==> flow/design.v <==
module mapper #(
    parameter DIM4_WIDTH = 8,  
    parameter DIM3_WIDTH = 8, 
    parameter DIM2_WIDTH = 8,  
    parameter DIM1_WIDTH = 8,
    parameter IDX4_WIDTH = 8,  
    parameter IDX3_WIDTH = 8, 
    parameter IDX2_WIDTH = 8,  
    parameter IDX1_WIDTH = 8,
    parameter ROW_MAJOR = 1,   
    parameter ADDR_WIDTH = 32 
)( 
    input  logic                        clk,            
    input  logic                        rst,            
    input  logic [DIM4_WIDTH - 1:0]     dim4, 
    input  logic [DIM3_WIDTH - 1:0]     dim3, 
    input  logic [DIM2_WIDTH - 1:0]     dim2,
    input  logic [DIM1_WIDTH - 1:0]     dim1,
    input  logic [IDX4_WIDTH - 1:0]     idx4,
    input  logic [IDX3_WIDTH - 1:0]     idx3, 
    input  logic [IDX2_WIDTH - 1:0]     idx2,
    input  logic [IDX1_WIDTH - 1:0]     idx1,
    input  logic [ADDR_WIDTH - 1:0]     base_addr,
    output logic [ADDR_WIDTH - 1:0]     addr
);
    logic [ADDR_WIDTH - 1:0] mult1_result, mult2_result, mult3_result;
    logic [ADDR_WIDTH - 1:0] dim3_dim2_dim1, dim2_dim1;
    logic [ADDR_WIDTH - 1:0] addr_temp;
    generate
        if (ROW_MAJOR) begin : row_major_block
            always_ff @(posedge clk or posedge rst) begin
                if (rst) begin
                    dim2_dim1 <= '0;
                    dim3_dim2_dim1 <= '0;
                end else begin
                    dim2_dim1 <= dim2 * dim1;
                    dim3_dim2_dim1 <= dim3 * dim2 * dim1;
                end
            end
            always_ff @(posedge clk or posedge rst) begin
                if (rst) begin
                    mult1_result <= '0;
                    mult2_result <= '0;
                    mult3_result <= '0;
                end else begin
                    mult1_result <= idx4 * dim3_dim2_dim1;
                    mult2_result <= idx3 * dim2_dim1;
                    mult3_result <= idx2 * dim1;
                end
            end
            always_ff @(posedge clk or posedge rst) begin
                if (rst) begin
                    addr_temp <= '0;
                end else begin
                    addr_temp <= base_addr + mult1_result + mult2_result + mult3_result + idx1;
                end
            end
        end else begin : column_major_block
            always_ff @(posedge clk or posedge rst) begin
                if (rst) begin
                    dim2_dim1 <= '0;
                    dim3_dim2_dim1 <= '0;
                end else begin
                    dim2_dim1 <= dim2 * dim1;
                    dim3_dim2_dim1 <= dim3 * dim2 * dim1;
                end
            end
            always_ff @(posedge clk or posedge rst) begin
                if (rst) begin
                    mult1_result <= '0;
                    mult2_result <= '0;
                    mult3_result <= '0;
                end else begin
                    mult1_result <= idx4 * dim3_dim2_dim1;
                    mult2_result <= idx3 * dim2_dim1;
                    mult3_result <= idx1 * dim2;
                end
            end
            always_ff @(posedge clk or posedge rst) begin
                if (rst) begin
                    addr_temp <= '0;
                end else begin
                    addr_temp <= base_addr + mult1_result + mult2_result + mult3_result + idx2;
                end
            end
        end
    endgenerate
    assign addr = addr_temp;
endmodule
---- Step by step through the tools: mapper ----
Tool output for the design above, in the order of the flow.
Lines are those of the file above, counted from 1.
Library cell names are shortened.
Not given: -
set-up
  top module .............................. mapper
  clock port .............................. clk
  library ................................. sky130hd
  corner .................................. tt_025C_1v80

---- Word level ----
Source: Yosys, flattened and elaborated, memories not mapped. Widths are those after wreduce; folded enables and synchronous resets count as part of the registers. Registers that Yosys merges into a memory's read port (data or address) are not register bits. Print and check cells do not count. Equal cells are merged and count once.
bit counts
  bits in registers ....................... 152
  input bits .............................. 98
operators by class
  add/sub/neg operators ................... 4
  multiply operators ...................... 6
operators by type and width
  kind                                           count
  8-bit by 8-bit multiplier with 16-bit output   3
  8-bit by 24-bit multiplier with 32-bit output  1
  16-bit by 8-bit multiplier with 24-bit output  1
  8-bit by 16-bit multiplier with 24-bit output  1
  32-bit adder                                   2
  32-bit by 16-bit adder with 32-bit output      1
  32-bit by 8-bit adder with 32-bit output       1

---- Longest topological paths ----
Depth = most cells in a row (Yosys ltp): at word level without a register or memory, in the mapped netlist without a sequential cell, where the memories' decode and read muxes count.
depth
  depth after elaboration ................. 4
  ABC_AREA ................................ 0
  mapped depth ............................ 33
  depth with buffers taken out ............ 32

---- Synthesis result ----
The flow's flattened synthesis, as Yosys stat reports it; memories are mapped. The netlist is that of the ABC_AREA named above (0 if unset); the other value can give another one.
cells by type
  cell type  count  total area (sq um)
  fa_1       455    9.11E+03
  ha_1       325    4066.4
  dfrtp_1    144    3.6E+03
  and2_1     345    2158.32
  inv_1      453    1.7E+03
  nand2_1    340    1.28E+03
  xnor2_1    98     858.323
  a21oi_1    104    520.499
  a21o_1     56     420.403
  clkbuf_1   79     296.534
  xor2_1     29     253.994
  nor2_1     64     240.23
  nand3_1    29     145.139
  o21ai_1    29     145.139
  and3_1     23     143.888
  o21ai_0    24     120.115
  o21bai_1   15     112.608
  nor2b_1    15     93.84
Other cell types: 43; their cells: 147.
synthesis totals
  buffers ................................. 80
  synthesis area .......................... 26386.6 sq um
  mapped cells ............................ 2774
  flip-flops .............................. 144

---- Timing after synthesis ----
OpenSTA on the mapped netlist: ideal clock, no wires. The path of least setup slack (recovery checks aside). Input and output delay are each 20% of the period. Register names are those of the netlist, which keeps one name where synthesis merged equal registers.
path after synthesis
  path type ............................... in2reg
  start ................................... input port dim2[2]
  end ..................................... register dim3_dim2_dim1[23]
  delay of the path ....................... 7520 ps
  path buffers ............................ 1
  external input delay .................... 2400 ps
  setup time .............................. 125 ps
  arrival ................................. 9795 ps
  stages on the path ...................... 31
  setup slack ............................. 2080 ps
  data required time ...................... 11875 ps
  period .................................. 12000 ps
  synthesis period reached ................ 9920 ps
"delay of the path" is the arrival time less input delay plus setup time.
"stages on the path": output pins that drive a net of the path, with the launching flip-flop's if there is one; two outputs of one cell count as two.
"synthesis period reached" = period - worst setup slack (recovery checks aside). The figure is calculated, with input and output delays left at 20% of the set period.
The rows between start and end are the longest chain of elaborated cells between them; the timing report does not say that the signal goes this way. Where chains are equally long, one stands for them.
Each line given opens the expression or statement behind the cell; cells for indexed reads and writes are added by Yosys, which also makes memories of some case tables.
between the ends, after synthesis
  cells stage by stage .................... clkbuf_1 nand2_1 fa_1 fa_1 inv_1 fa_1 inv_1 fa_1 inv_1 ha_1 a2111o_1 a31o_1 a21oi_1 xnor2_1 nand2_1 fa_1 inv_1 fa_1 fa_1 inv_1 fa_1 inv_1 ha_1 a21o_1 a21o_1 nor3b_1 a21oi_1 a41oi_1 o21ba_1 o21bai_1 xnor2_1
  length of the longest elaborated chain .. 2
  elaborated cells on any way between the ends .. 2
  classes of those cells .................. mul: 2
RTL lines, path after synthesis
  item                                           RTL line  text
  start, declared                                17        input  logic [DIM2_WIDTH - 1:0]     dim2,
  8-bit by 8-bit multiplier with 16-bit output   37        dim3_dim2_dim1 <= dim3 * dim2 * dim1;
  16-bit by 8-bit multiplier with 24-bit output  37
  end, assigned                                  34        dim3_dim2_dim1 <= '0;
  end, assigned                                  37

---- Timing after layout ----
Path of least setup slack in the final report of record 1 (OpenROAD, finished layout, wires in). Where an end is a register, its clock arrival counts in the times.
The path's times are printed in steps of 10 ps; the period is the one set.
path post-layout
  path type ............................... in2reg
  start ................................... input port dim3[1]
  end ..................................... register dim3_dim2_dim1[23]
  setup slack ............................. -470 ps
  external input delay .................... 1620 ps
  path buffers ............................ 2
  arrival ................................. 8910 ps
  data required time ...................... 8450 ps
  setup time .............................. 80 ps
  period .................................. 8090 ps
  stages on the path ...................... 31
The rows between start and end are the longest chain of elaborated cells between them; the timing report does not say that the signal goes this way. Where chains are equally long, one stands for them.
between the ends, post-layout
  cells stage by stage .................... buf_12 and2_4 fa_2 fa_1 inv_1 fa_1 fa_1 inv_2 ha_4 inv_4 o21bai_4 a2111o_1 a31o_1 a21oi_2 xnor2_2 buf_4 and2_4 fa_1 fa_1 fa_1 inv_2 fa_1 inv_2 ha_4 a21o_1 o21ba_4 a21oi_4 a41oi_2 o21ba_1 o21bai_1 xnor2_1
  length of the longest elaborated chain .. 2
  elaborated cells on any way between the ends .. 2
  classes of those cells .................. mul: 2
RTL lines, path post-layout
  item                                           RTL line  text
  start, declared                                16        input  logic [DIM3_WIDTH - 1:0]     dim3,
  8-bit by 8-bit multiplier with 16-bit output   37        dim3_dim2_dim1 <= dim3 * dim2 * dim1;
  16-bit by 8-bit multiplier with 24-bit output  37
  end, assigned                                  34        dim3_dim2_dim1 <= '0;
  end, assigned                                  37

==> results <==
5 stored runs of mapper in the flow (synthesis by Yosys, layout by OpenROAD, sky130hd cells), in arbitrary order. Constraints: input delay and output delay 20% of the set period each, output load 0.01 pF.
"achieved period": clock period set for the run, less the worst setup slack. It is reckoned from that one timing run; input and output delays stay at 20% of the period that was set.
"time used up by the worst setup path" = time allowed to the worst setup path (clock period - input delay - output delay, where it has them) - its slack; a late launch clock adds to it, a late capture clock takes from it.
"time used up by the worst setup path" is given in steps of 10 ps.

---- record 1 ----
settings
  CELL_PAD_IN_SITES_DETAIL_PLACEMENT = 0
  CELL_PAD_IN_SITES_GLOBAL_PLACEMENT = 1
  CORE_MARGIN = 4
  CORE_UTILIZATION = 31
  GPL_TIMING_DRIVEN = 1
  MAX_ROUTING_LAYER = met4
  MIN_ROUTING_LAYER = met2
  PLACE_DENSITY_LB_ADDON = 0.18
  period_ns = 8.09
  CAP_MARGIN = 20
  SLEW_MARGIN = 20
results
  post-synthesis cell area ................ 26386.6 sq um
  die size ................................ 89850.1 sq um
  standard-cell area of the final layout .. 31072.3 sq um
  utilization after routing ............... 0.37
  worst setup slack after layout .......... -465 ps
  sum of negative setup slack ............. -2363 ps
  worst hold slack in the final report .... 485 ps
  achieved period ......................... 8555 ps
  time used up by the worst setup path .... 6940 ps
  type of the worst setup path ............ in2reg

---- record 2 ----
settings
  CELL_PAD_IN_SITES_DETAIL_PLACEMENT = 1
  CELL_PAD_IN_SITES_GLOBAL_PLACEMENT = 1
  CORE_MARGIN = 4
  GPL_TIMING_DRIVEN = 0
  period_ns = 12.0
  CAP_MARGIN = 20
  CORE_UTILIZATION = 40
  SLEW_MARGIN = 20
results
  post-synthesis cell area ................ 26386.6 sq um
  die size ................................ 70140.2 sq um
  standard-cell area of the final layout .. 29294.3 sq um
  utilization after routing ............... 0.451
  worst setup slack after layout .......... 641 ps
  sum of negative setup slack ............. 0 ps
  worst hold slack in the final report .... 489 ps
  achieved period ......................... 11359 ps
  time used up by the worst setup path .... 8960 ps
  type of the worst setup path ............ in2reg

---- record 3 ----
settings
  CAP_MARGIN = 25
  CELL_PAD_IN_SITES_GLOBAL_PLACEMENT = 2
  CORE_ASPECT_RATIO = 1.75
  GPL_ROUTABILITY_DRIVEN = 0
  GPL_TIMING_DRIVEN = 0
  MAX_ROUTING_LAYER = met4
  PLACE_DENSITY_LB_ADDON = 0.23
  SLEW_MARGIN = 30
  TNS_END_PERCENT = 50
  period_ns = 12.0
  CORE_MARGIN = 2
  CORE_UTILIZATION = 40
results
  post-synthesis cell area ................ 26386.6 sq um
  die size ................................ 68117.0 sq um
  standard-cell area of the final layout .. 29296.8 sq um
  utilization after routing ............... 0.449
  worst setup slack after layout .......... 633 ps
  sum of negative setup slack ............. 0 ps
  worst hold slack in the final report .... 497 ps
  achieved period ......................... 11367 ps
  time used up by the worst setup path .... 8970 ps
  type of the worst setup path ............ in2reg

---- record 4 ----
settings
  ABC_AREA = 0
  CAP_MARGIN = 35
  CELL_PAD_IN_SITES_DETAIL_PLACEMENT = 2
  CELL_PAD_IN_SITES_GLOBAL_PLACEMENT = 2
  CORE_ASPECT_RATIO = 0.78
  CORE_UTILIZATION = 25
  CTS_CLUSTER_DIAMETER = 52
  CTS_CLUSTER_SIZE = 20
  GPL_TIMING_DRIVEN = 0
  MIN_ROUTING_LAYER = met2
  PLACE_DENSITY_LB_ADDON = 0.1
  TNS_END_PERCENT = 10
  period_ns = 16.1
  CORE_MARGIN = 2
  SLEW_MARGIN = 20
results
  post-synthesis cell area ................ 26386.6 sq um
  die size ................................ 108180.0 sq um
  standard-cell area of the final layout .. 30090.1 sq um
  utilization after routing ............... 0.287
  worst setup slack after layout .......... 3316 ps
  sum of negative setup slack ............. 0 ps
  worst hold slack in the final report .... 535 ps
  achieved period ......................... 12784 ps
  time used up by the worst setup path .... 9560 ps
  type of the worst setup path ............ in2reg

---- record 5 ----
settings
  CELL_PAD_IN_SITES_DETAIL_PLACEMENT = 1
  CELL_PAD_IN_SITES_GLOBAL_PLACEMENT = 1
  CORE_MARGIN = 4
  CORE_UTILIZATION = 31
  GPL_TIMING_DRIVEN = 0
  MAX_ROUTING_LAYER = met4
  PLACE_DENSITY_LB_ADDON = 0.18
  SETUP_SLACK_MARGIN = 2.0
  period_ns = 8.09
  CAP_MARGIN = 20
  SLEW_MARGIN = 20
results
  post-synthesis cell area ................ 26386.6 sq um
  die size ................................ 89850.1 sq um
  standard-cell area of the final layout .. 31865.6 sq um
  utilization after routing ............... 0.38
  worst setup slack after layout .......... -696 ps
  sum of negative setup slack ............. -4187 ps
  worst hold slack in the final report .... 625 ps
  achieved period ......................... 8786 ps
  time used up by the worst setup path .... 7170 ps
  type of the worst setup path ............ in2reg
